==> flow/design.v <==
module cntwithen #(
    parameter BITWIDTH = 4  
) (
    input wire iClk,  
    input wire iRstN,  
    input wire iEn, 
    input wire iClr, 
    output reg [BITWIDTH - 1:0] oCnt
);
    always@(posedge iClk or negedge iRstN) begin
        if(~iRstN) begin
            oCnt <= 0;
        end else begin
            if(iClr) begin
                oCnt <= 0;
            end else begin
                oCnt <= oCnt + iEn;
            end
        end
    end
endmodule
module lsz # (
    parameter BITWIDTH = 4,
    parameter LOGBITWIDTH = $clog2(BITWIDTH)  
) (
    input wire [BITWIDTH - 1: 0] iGrey,  
    output wire [BITWIDTH - 1: 0] oOneHot,  
    output reg [LOGBITWIDTH - 1: 0] lszIdx  
);
    wire [BITWIDTH - 1: 0] tc;  
    genvar i;
    assign tc[0] = ~iGrey[0]; 
    generate 
        for (i = 1; i < BITWIDTH; i = i + 1) begin
            assign tc[i] = tc[i - 1] | ~iGrey[i];
        end
    endgenerate
    genvar j;
    assign oOneHot[0] = tc[0];
    generate 
        for(j = 1; j < BITWIDTH; j = j + 1) begin
            assign oOneHot[j] = tc[j - 1] ^ tc[j];
        end
    endgenerate
    always@(*) begin
        case(oOneHot)
            'd1 : lszIdx = 'd0;
            'd2 : lszIdx = 'd1;
            'd4 : lszIdx = 'd2;
            'd8 : lszIdx = 'd3;
            'd16 : lszIdx = 'd4;
            'd32 : lszIdx = 'd5;
            'd64 : lszIdx = 'd6;
            'd128 : lszIdx = 'd7;
            'd256 : lszIdx = 'd8;
            'd512 : lszIdx = 'd9;
            default : lszIdx = 'd0;
        endcase
    end
endmodule
module sobolrng_core #(
    parameter BITWIDTH = 8
) (
    input wire iClk,  
    input wire iRstN,  
    input wire iEn,
    input wire iClr,
    input wire [BITWIDTH - 1: 0] iOneHot,  
    input wire [BITWIDTH*BITWIDTH - 1: 0] dirVec,
    output reg [BITWIDTH - 1: 0] oRand  
);
    wire [BITWIDTH * BITWIDTH - 1: 0] orVec;
    wire [BITWIDTH - 1: 0] vec;
    assign orVec[BITWIDTH - 1: 0] = iOneHot[0] ? dirVec[BITWIDTH - 1: 0] : 0;
    genvar i;
    generate 
        for(i = 1; i < BITWIDTH; i = i + 1) begin
            assign orVec[(i+1)*BITWIDTH-1:i*BITWIDTH] = orVec[i*BITWIDTH-1:(i-1)*BITWIDTH] | (iOneHot[i] ? dirVec[(i+1)*BITWIDTH-1 : i*BITWIDTH] : 0);
        end
    endgenerate
    assign vec = orVec[BITWIDTH*BITWIDTH - 1: (BITWIDTH-1)*BITWIDTH];
    always@(posedge iClk or negedge iRstN) begin
        if(~iRstN) begin
            oRand <= 0;
        end else begin
            if(iClr) begin
                oRand <= 0;
            end else begin
                if(iEn) begin
                    oRand <= oRand ^ vec;
                end else begin 
                    oRand <= oRand;
                end 
            end 
        end
    end
endmodule
module sobolrng #(
    parameter BITWIDTH = 8
) (
    input wire iClk,  
    input wire iRstN,  
    input wire iEn, 
    input wire iClr, 
    output wire [BITWIDTH - 1: 0] sobolseq
);
    wire [BITWIDTH - 1: 0] cntNum;
    wire [BITWIDTH - 1: 0] oneHot;
    wire [BITWIDTH*BITWIDTH - 1: 0] dirVec;
    cntwithen #(
        .BITWIDTH(BITWIDTH)
    ) u_cntwithen (
        .iClk(iClk),
        .iRstN(iRstN),
        .iEn(iEn),
        .iClr(iClr),
        .oCnt(cntNum)
    );
    lsz #(
        .BITWIDTH(BITWIDTH)
    ) u_lsz (
        .iGrey(cntNum),
        .oOneHot(oneHot),
        .lszIdx()
    );
        assign dirVec[1*BITWIDTH-1 : 0*BITWIDTH] = 'd128;
        assign dirVec[2*BITWIDTH-1 : 1*BITWIDTH] = 'd64;
        assign dirVec[3*BITWIDTH-1 : 2*BITWIDTH] = 'd32;
        assign dirVec[4*BITWIDTH-1 : 3*BITWIDTH] = 'd16;
        assign dirVec[5*BITWIDTH-1 : 4*BITWIDTH] = 'd8;
        assign dirVec[6*BITWIDTH-1 : 5*BITWIDTH] = 'd4;
        assign dirVec[7*BITWIDTH-1 : 6*BITWIDTH] = 'd2;
        assign dirVec[8*BITWIDTH-1 : 7*BITWIDTH] = 'd1;
    sobolrng_core #(
        .BITWIDTH(BITWIDTH)
    ) u_sobolrng_core (
        .iClk(iClk),
        .iRstN(iRstN),
        .iEn(iEn),
        .iClr(iClr),
        .iOneHot(oneHot),
        .dirVec(dirVec),
        .oRand(sobolseq)
    );
endmodule
module parallelcnt (
    input wire iClk,
    input wire iRstN,
    input wire iA,
    input wire iB,
    output wire [1:0] oC
);
    assign oC = iA + iB;
endmodule
module uSADD #(
    parameter BINPUT = 2
) (
    input wire iClk,
    input wire iRstN, 
    input wire iA,
    input wire iB,
    output wire oC
);
    wire [BINPUT-1:0] PCout;
    reg [1:0] acc;
    parallelcnt u_parallelcnt (
        .iClk(iClk),
        .iRstN(iRstN),
        .iA(iA),
        .iB(iB),
        .oC(PCout)
    );
    always@(posedge iClk or negedge iRstN) begin
        if(~iRstN) begin
            acc <= 0;
        end else begin
            acc <= acc[0] + PCout;
        end
    end
    assign oC = acc[1];
endmodule
module uSSUB #(
    parameter BINPUT = 2
) (
    input wire iClk,
    input wire iRstN, 
    input wire iA,
    input wire iB,
    output wire oC
);
    wire [BINPUT-1:0] PCout;
    reg [1:0] acc;
    parallelcnt u_parallelcnt (
        .iClk(iClk),
        .iRstN(iRstN),
        .iA(iA),
        .iB(~iB),
        .oC(PCout)
    );
    always@(posedge iClk or negedge iRstN) begin
        if(~iRstN) begin
            acc <= 0;
        end else begin
            acc <= acc[0] + PCout;
        end
    end
    assign oC = acc[1];
endmodule
module uMUL_bi #(
    parameter BITWIDTH = 8
) (
    input wire iClk,
    input wire iRstN,
    input wire iA,
    input wire [BITWIDTH - 1: 0] iB,
    input wire loadB,
    input wire iClr,
    output reg oMult
);
    reg [BITWIDTH-1:0] iB_buff;  
    wire [BITWIDTH-1:0] sobolseqIn;
    wire [BITWIDTH-1:0] sobolseq;
    wire andTop;
    wire andBot;
    wire iA_inv = ~iA;
    always@(posedge iClk or negedge iRstN) begin
        if(~iRstN) begin
            iB_buff <= 0;
        end else begin
            if(loadB) begin
                iB_buff <= iB;
            end else begin
                iB_buff <= iB_buff;
            end
        end
    end
    sobolrng #(
        .BITWIDTH(BITWIDTH)
    ) u_sobolrngTop (
        .iClk(iClk),
        .iRstN(iRstN),
        .iEn(iA_inv), 
        .iClr(iClr),
        .sobolseq(sobolseqIn)
    );
    sobolrng #(
        .BITWIDTH(BITWIDTH)
    ) u_sobolrngBot (
        .iClk(iClk),
        .iRstN(iRstN),
        .iEn(iA), 
        .iClr(iClr),
        .sobolseq(sobolseq)
    );
    assign andTop = iA_inv & ~(iB_buff > sobolseqIn);
    assign andBot = iA & (iB_buff > sobolseq);
    always@(*) begin
        oMult <= andTop | andBot;
    end
endmodule
module uButterfly #(
    parameter BITWIDTH = 8,
              BINPUT = 2
) (
    input wire iClk,
    input wire iRstN,
    input wire loadW,
    input wire iClr,
    input wire iReal0,
    input wire iImg0,
    input wire iReal1,
    input wire iImg1,
    input wire [BITWIDTH-1:0] iwReal,
    input wire [BITWIDTH-1:0] iwImg,
    output wire oReal0,
    output wire oImg0,
    output wire oReal1,
    output wire oImg1
);
    wire eq_Real1_x_wReal;
    wire eq_Real1_x_wImg;
    wire eq_Img1_x_wReal;
    wire eq_Img1_x_wImg;
    wire scalerReal0;
    wire scalerImg0;
    wire real_eq;
    wire img_eq;
    reg biZero;
    always@(posedge iClk or negedge iRstN) begin
        if(~iRstN) begin 
            biZero <= 0;
        end else begin
            biZero <= ~biZero;
        end
    end
    uMUL_bi #(
        .BITWIDTH(BITWIDTH)
    )u_uMUL_bi_Real1_x_wReal (
        .iClk(iClk),
        .iRstN(iRstN),
        .iA(iReal1),
        .iB(iwReal),
        .loadB(loadW),
        .iClr(iClr),
        .oMult(eq_Real1_x_wReal)
    );
    uMUL_bi #(
        .BITWIDTH(BITWIDTH)
    ) u_uMUL_bi_Real1_x_wImg (
        .iClk(iClk),
        .iRstN(iRstN),
        .iA(iReal1),
        .iB(iwImg),
        .loadB(loadW),
        .iClr(iClr),
        .oMult(eq_Real1_x_wImg)
    );
    uMUL_bi #(
        .BITWIDTH(BITWIDTH)
    ) u_uMUL_bi_Img1_x_wReal (
        .iClk(iClk),
        .iRstN(iRstN),
        .iA(iImg1),
        .iB(iwReal),
        .loadB(loadW),
        .iClr(iClr),
        .oMult(eq_Img1_x_wReal)
    );
    uMUL_bi #(
        .BITWIDTH(BITWIDTH)
    ) u_uMUL_bi_Img1_x_wImg (
        .iClk(iClk),
        .iRstN(iRstN),
        .iA(iImg1),
        .iB(iwImg),
        .loadB(loadW),
        .iClr(iClr),
        .oMult(eq_Img1_x_wImg)
    );
    uSSUB #(
        .BINPUT(BINPUT)
    ) u_uSSUB_realeq (
        .iClk(iClk),
        .iRstN(iRstN),
        .iA(eq_Real1_x_wReal),
        .iB(eq_Img1_x_wImg),
        .oC(real_eq)
    );
    uSADD #(
        .BINPUT(BINPUT)
    ) u_uSADD_imgeq (
        .iClk(iClk),
        .iRstN(iRstN),
        .iA(eq_Real1_x_wImg),
        .iB(eq_Img1_x_wReal),
        .oC(img_eq) 
    );
    uSADD #(
        .BINPUT(BINPUT)
    ) u_uSADD_scalerReal (
        .iClk(iClk),
        .iRstN(iRstN),
        .iA(iReal0),
        .iB(biZero),
        .oC(scalerReal0)
    );
    uSADD #(
        .BINPUT(BINPUT)
    ) uSADD_scalerImg (
        .iClk(iClk),
        .iRstN(iRstN),
        .iA(iImg0),
        .iB(biZero),
        .oC(scalerImg0)
    );
    uSADD #(
        .BINPUT(BINPUT)
    ) u_uSADD_oReal0 (
        .iClk(iClk),
        .iRstN(iRstN),
        .iA(scalerReal0),
        .iB(real_eq),
        .oC(oReal0) 
    );
    uSADD #(
        .BINPUT(BINPUT)
    ) u_uSADD_oImg0 (
        .iClk(iClk),
        .iRstN(iRstN),
        .iA(scalerImg0),
        .iB(img_eq),
        .oC(oImg0) 
    );
    uSSUB #(
        .BINPUT(BINPUT)
    ) u_uSSUB_oReal1 (
        .iClk(iClk),
        .iRstN(iRstN),
        .iA(scalerReal0),
        .iB(real_eq),
        .oC(oReal1) 
    );
    uSSUB #(
        .BINPUT(BINPUT)
    ) u_uSSUB_oImg1 (
        .iClk(iClk),
        .iRstN(iRstN),
        .iA(scalerImg0),
        .iB(img_eq),
        .oC(oImg1) 
    );
endmodule
module uSFFT #(
    parameter BITWIDTH = 8,
    parameter BINPUT = 2
) (
    input wire iClk,
    input wire iRstN,
    input wire loadW,
    input wire iClr,
    input wire iAReal0,
    input wire iAImg0,
    input wire iAReal1,
    input wire iAImg1,
    input wire iBReal0,
    input wire iBImg0,
    input wire iBReal1,
    input wire iBImg1,
    input wire [BITWIDTH-1:0] iwReal,
    input wire [BITWIDTH-1:0] iwImg,
    output wire oCReal0,
    output wire oCImg0,
    output wire oCReal1,
    output wire oCImg1,
    output wire oDReal0,
    output wire oDImg0,
    output wire oDReal1,
    output wire oDImg1
);
    wire mid1_Real0;
    wire mid1_Img0;
    wire mid1_Real1;
    wire mid1_Img1;
    wire mid2_Real0;
    wire mid2_Img0;
    wire mid2_Real1;
    wire mid2_Img1;
    uButterfly #(
        .BITWIDTH(BITWIDTH),
        .BINPUT(BINPUT)
    ) u_uButterfly_in1 (
        .iClk(iClk),
        .iRstN(iRstN),
        .loadW(loadW),
        .iClr(iClr),
        .iReal0(iAReal0),
        .iImg0(iAImg0),
        .iReal1(iAReal1),
        .iImg1(iAImg1),
        .iwReal(iwReal),
        .iwImg(iwImg),
        .oReal0(mid1_Real0),
        .oImg0(mid1_Img0),
        .oReal1(mid1_Real1),
        .oImg1(mid1_Img1)
    );
    uButterfly #(
        .BITWIDTH(BITWIDTH),
        .BINPUT(BINPUT)
    ) u_uButterfly_in2 (
        .iClk(iClk),
        .iRstN(iRstN),
        .loadW(loadW),
        .iClr(iClr),
        .iReal0(iBReal0),
        .iImg0(iBImg0),
        .iReal1(iBReal1),
        .iImg1(iBImg1),
        .iwReal(iwReal),
        .iwImg(iwImg),
        .oReal0(mid2_Real0),
        .oImg0(mid2_Img0),
        .oReal1(mid2_Real1),
        .oImg1(mid2_Img1)
    );
    uButterfly #(
        .BITWIDTH(BITWIDTH),
        .BINPUT(BINPUT)
    ) u_uButterfly_out13 (
        .iClk(iClk),
        .iRstN(iRstN),
        .loadW(loadW),
        .iClr(iClr),
        .iReal0(mid1_Real0),
        .iImg0(mid1_Img0),
        .iReal1(mid2_Real0),
        .iImg1(mid2_Img0),
        .iwReal(iwReal),
        .iwImg(iwImg),
        .oReal0(oCReal0),
        .oImg0(oCImg0),
        .oReal1(oCReal1),
        .oImg1(oCImg1)
    );
    uButterfly #(
        .BITWIDTH(BITWIDTH),
        .BINPUT(BINPUT)
    ) u_uButterfly_out24 (
        .iClk(iClk),
        .iRstN(iRstN),
        .loadW(loadW),
        .iClr(iClr),
        .iReal0(mid1_Real1),
        .iImg0(mid1_Img1),
        .iReal1(mid2_Real1),
        .iImg1(mid2_Img1),
        .iwReal(iwReal),
        .iwImg(iwImg),
        .oReal0(oDReal0),
        .oImg0(oDImg0),
        .oReal1(oDReal1),
        .oImg1(oDImg1)
    );
endmodule
# Step by step through the tools: uSFFT
# What the tools print for uSFFT, step after step.
# Lines are those of the file above, counted from 1.
# Operators carry their Yosys type and port widths (W data, S select, Z words).
# Library cell names are shortened.
# A cell with n/a has no value.
[design] design="uSFFT" clock="iClk" cell_library="sky130hd" pvt_corner="tt_025C_1v80"

# Word-level counts
# Counts by Yosys on the flattened word-level netlist (proc, flatten, opt, wreduce; memories kept). Register bits leave out memories and registers merged into their read ports (data or address). Print and check cells are left out. Cells with the same type and inputs are merged into one.
[classes] eq_ne=8 n_addsub=96 mux=352 logic=1048 n_reduce_logical=8 n_cmp=32
[op_table] op="$mux W8" n=128
[op_table] op="$not A1 Y1" n=296
[op_table] op="$add A8 B1 Y8" n=32
[op_table] op="$or A8 B1 Y8" n=32
[op_table] op="$or A8 B2 Y8" n=32
[op_table] op="$or A8 B3 Y8" n=32
[op_table] op="$or A8 B4 Y8" n=32
[op_table] op="$or A8 B5 Y8" n=32
[op_table] op="$or A8 B6 Y8" n=32
[op_table] op="$or A8 B7 Y8" n=32
[op_table] op="$gt A8 B8 Y1" n=32
[op_table] op="$xor A8 B8 Y8" n=32
[op_table] op="$or A1 B1 Y1" n=240
[op_table] op="$xor A1 B1 Y1" n=224
[op_table] op="$mux W7" n=32
[op_table] op="$mux W6" n=32
[op_table] op="$mux W5" n=32
[op_table] op="$mux W4" n=32
[op_table] op="$mux W3" n=32
[op_table] op="$add A1 B1 Y2" n=32
[op_table] op="$add A1 B2 Y2" n=32
[op_table] op="$mux W2" n=32
[op_table] op="$and A1 B1 Y1" n=32
[op_table] op="$mux W1" n=32
[op_table] op="$ne A2 B2 Y1 const B" n=8
[op_table] op="$reduce_bool A2 Y1" n=8
[word_totals] inputBits=28 out_inout_bits=8 word_cells=1646 ff_bits=596

# Depth
# Yosys ltp: most cells in a row. Word level: on the elaborated netlist, between registers, memories and ports. Mapped: between sequential cells and ports; inverters and the memories' decode and read muxes count.
[logic_depth] word_depth=14 abc_area=0 ltp_mapped=9 ltp_nobuf=9

# Netlist
# Yosys stat after the flow's synthesis: flattened, memories mapped to cells. It holds for the ABC_AREA given above (unset counts as 0); a run with the other value may have another netlist.
# Totals and module areas in this step are rounded.
[types] type="dfrtp_1" n=596 type_area_um2=1.49E+04
[types] type="ha_1" n=320 type_area_um2=4003.84
[types] type="xnor2_1" n=212 type_area_um2=1.86E+03
[types] type="nor2_1" n=336 type_area_um2=1261.21
[types] type="inv_1" n=287 type_area_um2=1.08E+03
[types] type="a21oi_1" n=197 type_area_um2=985.946
[types] type="or3_1" n=142 type_area_um2=888.352
[types] type="o21ai_0" n=169 type_area_um2=845.811
[types] type="xor2_1" n=95 type_area_um2=832.048
[types] type="fa_1" n=32 type_area_um2=640.614
[types] type="nor2b_1" n=102 type_area_um2=638.112
[types] type="nand4_1" n=87 type_area_um2=544.272
[types] type="nor3b_1" n=72 type_area_um2=540.518
[types] type="nand3_1" n=102 type_area_um2=510.49
[types] type="nand2_1" n=101 type_area_um2=379.114
[types] type="nor3_1" n=68 type_area_um2=340.326
[types] type="o211ai_1" n=31 type_area_um2=232.723
[types] type="clkbuf_1" n=61 type_area_um2=228.97
# Other cell types: 31; their cells: 209.
[mapped] cell_count=3219 buffers=76 sequential_area_um2=14900 area_um2=32500 flip_flops=596
# The figures by module come from a second, unflattened synthesis with its own total; it is not the netlist above.
[unflattened] hier_cells=5748 area_unflattened_um2=54000
# Rows give one instance, submodules left out.
[modules] module="sobolrng_core (BITWIDTH=8)" n_inst=32 area_um2=759 cells=82 seq_area_um2=200
[modules] module="cntwithen (BITWIDTH=8)" n_inst=32 area_um2=364 cells=34 seq_area_um2=200
[modules] module="uMUL_bi (BITWIDTH=8)" n_inst=16 area_um2=694 cells=74 seq_area_um2=200
[modules] module="lsz (BITWIDTH=8)" n_inst=32 area_um2=119 cells=19 seq_area_um2=0.0
[modules] module="uSADD (BINPUT=2)" n_inst=20 area_um2=71.3 cells=4 seq_area_um2=50.0
[modules] module="uSSUB (BINPUT=2)" n_inst=12 area_um2=75.1 cells=5 seq_area_um2=50.0
[modules] module="parallelcnt" n_inst=32 area_um2=12.5 cells=1 seq_area_um2=0.0
[modules] module="sobolrng (BITWIDTH=8)" n_inst=32 area_um2=7.5 cells=2 seq_area_um2=0.0
[modules] module="uButterfly" n_inst=4 area_um2=28.8 cells=2 seq_area_um2=25.0
[modules] module="uSFFT" n_inst=1 area_um2=0.0 cells=0 seq_area_um2=0.0

# Timing after synthesis
# Path of least setup slack by OpenSTA after synthesis, without wires, with an ideal clock, recovery checks aside; 20% of the period is set as input and as output delay. Where synthesis merged equal registers, the netlist keeps one of their names.
[synth_path] path_kind="reg-to-reg" startpoint="reg (no name shown)" endpoint="reg u_uButterfly_out13.u_uSSUB_realeq.acc[0]" period_ps=4000 t_required_ps=3886 t_arrival_ps=2473 n_path_buf=0 launch_ps=0 path_stages=8 path_slack_ps=1413 path_delay_ps=2587 setup_time_ps=114 period_less_setup_slack_ps=2587
# "path_delay_ps" is the arrival time less input delay plus setup time.
# "path_stages" counts driving pins, that of a launching flip-flop among them; a cell with two outputs on the path counts twice.
# "period_less_setup_slack_ps" is the clock period less the worst setup slack; recovery checks do not enter. This is arithmetic on one report: input and output delays are still those of the set period (20% each).
# Between the ends stands the longest chain of elaborated cells between them, by number of cells; it is not shown to be the way that was timed. Of several equally long chains one is given.
# A line is the first line of the expression or statement that the cell stems from. Yosys adds cells for indexed reads and writes and turns some case tables into memories.
[synth_between] path_cell_list="dfrtp_1 > ha_1 > a211oi_1 > nor2_1 > o221a_2 > or4_1 > fa_1 > inv_1" elab_chain_cells=7 cells_between=9 lines_between=6 classes_between="add/sub (2); compare (2); logic (5)"
[synth_rtl] element="$gt A8 B8 Y1" line_no=255 text="assign andTop = iA_inv & ~(iB_buff > sobolseqIn);"
[synth_rtl] element="$not A1 Y1" line_no=255
[synth_rtl] element="$and A1 B1 Y1" line_no=255
[synth_rtl] element="$or A1 B1 Y1" line_no=258 text="oMult <= andTop | andBot;"
[synth_rtl] element="$not A1 Y1" line_no=197 text=".iB(~iB),"
[synth_rtl] element="$add A1 B1 Y2" line_no=153 text="assign oC = iA + iB;"
[synth_rtl] element="$add A1 B2 Y2" line_no=204 text="acc <= acc[0] + PCout;"
[synth_rtl] element="to (assign)" line_no=202 text="acc <= 0;"
[synth_rtl] element="to (assign)" line_no=204
[synth_rtl] element="to (decl)" line_no=192 text="reg [1:0] acc;"

# Worst path after layout
# Path of least setup slack in the final report of record 1 (OpenROAD, finished layout, wires in). Where an end is a register, its clock arrival counts in the times.
# The path's times are printed in steps of 10 ps; the period is the one set.
[layout_path] path_kind="reg-to-reg" startpoint="reg (no name shown)" endpoint="reg u_uButterfly_in1.u_uSSUB_realeq.acc[0]" t_required_ps=3870 path_slack_ps=410 setup_time_ps=60 t_arrival_ps=3460 path_stages=11 n_path_buf=2 period_ps=3270 launch_ps=650
# Between the ends stands the longest chain of elaborated cells between them, by number of cells; it is not shown to be the way that was timed. Of several equally long chains one is given.
[layout_between] path_cell_list="dfrtp_1 > buf_4 > ha_1 > a21oi_1 > nand2_1 > a21oi_1 > a21oi_1 > a211oi_1 > buf_4 > fa_1 > inv_1" elab_chain_cells=6 cells_between=8 lines_between=5 classes_between="add/sub (2); compare (2); logic (4)"
[layout_rtl] element="$gt A8 B8 Y1" line_no=255 text="assign andTop = iA_inv & ~(iB_buff > sobolseqIn);"
[layout_rtl] element="$not A1 Y1" line_no=255
[layout_rtl] element="$and A1 B1 Y1" line_no=255
[layout_rtl] element="$or A1 B1 Y1" line_no=258 text="oMult <= andTop | andBot;"
[layout_rtl] element="$add A1 B1 Y2" line_no=153 text="assign oC = iA + iB;"
[layout_rtl] element="$add A1 B2 Y2" line_no=204 text="acc <= acc[0] + PCout;"
[layout_rtl] element="to (assign)" line_no=202 text="acc <= 0;"
[layout_rtl] element="to (assign)" line_no=204
[layout_rtl] element="to (decl)" line_no=192 text="reg [1:0] acc;"

Subject: uSFFT on sky130hd, stored results

Hello all,

Settings and measured results of 4 stored flow runs for module uSFFT (sky130hd), not sorted in any way. The constraints put input and output delay at 20% of the set period each and load the outputs with 0.01 pF.
"power" rests on the timing tool's default activity at the inputs, not on a simulated workload.
Results are given in rounded form.
[record 1] settings: CELL_PAD_IN_SITES_GLOBAL_PLACEMENT=0, CORE_MARGIN=3, CORE_UTILIZATION=23, CTS_CLUSTER_DIAMETER=390, PLACE_DENSITY_LB_ADDON=0.06, SETUP_SLACK_MARGIN=0.23, period_ns=3.27, CAP_MARGIN=20, SLEW_MARGIN=20
[record 1] result: chip area after synthesis (Yosys) 32500 µm², die area 146000 µm², standard-cell area of the final layout 38400 µm², utilization 0.275, worst setup slack after layout 410 ps, total negative slack 0 ps, power 22400 uW
[record 2] settings: period_ns=3.03, CAP_MARGIN=20, CORE_MARGIN=2, CORE_UTILIZATION=40, SLEW_MARGIN=20
[record 2] result: chip area after synthesis (Yosys) 32500 µm², die area 83500 µm², standard-cell area of the final layout 36800 µm², utilization 0.458, worst setup slack after layout 278 ps, total negative slack 0 ps, power 22600 uW
[record 3] settings: CAP_MARGIN=30, CORE_ASPECT_RATIO=0.52, CORE_UTILIZATION=42, CTS_CLUSTER_SIZE=93, GPL_TIMING_DRIVEN=0, MAX_ROUTING_LAYER=met4, MIN_ROUTING_LAYER=met2, PLACE_DENSITY=0.55, SLEW_MARGIN=35, TNS_END_PERCENT=60, period_ns=4.0, CORE_MARGIN=2
[record 3] result: chip area after synthesis (Yosys) 32500 µm², die area 79700 µm², standard-cell area of the final layout 36600 µm², utilization 0.479, worst setup slack after layout 751 ps, total negative slack 0 ps, power 17100 uW
[record 4] settings: CAP_MARGIN=30, CORE_ASPECT_RATIO=1.61, CORE_MARGIN=8, CORE_UTILIZATION=42, CTS_CLUSTER_SIZE=93, GPL_TIMING_DRIVEN=0, MAX_ROUTING_LAYER=met4, MIN_ROUTING_LAYER=met2, PLACE_DENSITY=0.55, SLEW_MARGIN=35, TNS_END_PERCENT=5, period_ns=4.0
[record 4] result: chip area after synthesis (Yosys) 32500 µm², die area 86700 µm², standard-cell area of the final layout 36600 µm², utilization 0.477, worst setup slack after layout 655 ps, total negative slack 0 ps, power 16900 uW

Thanks
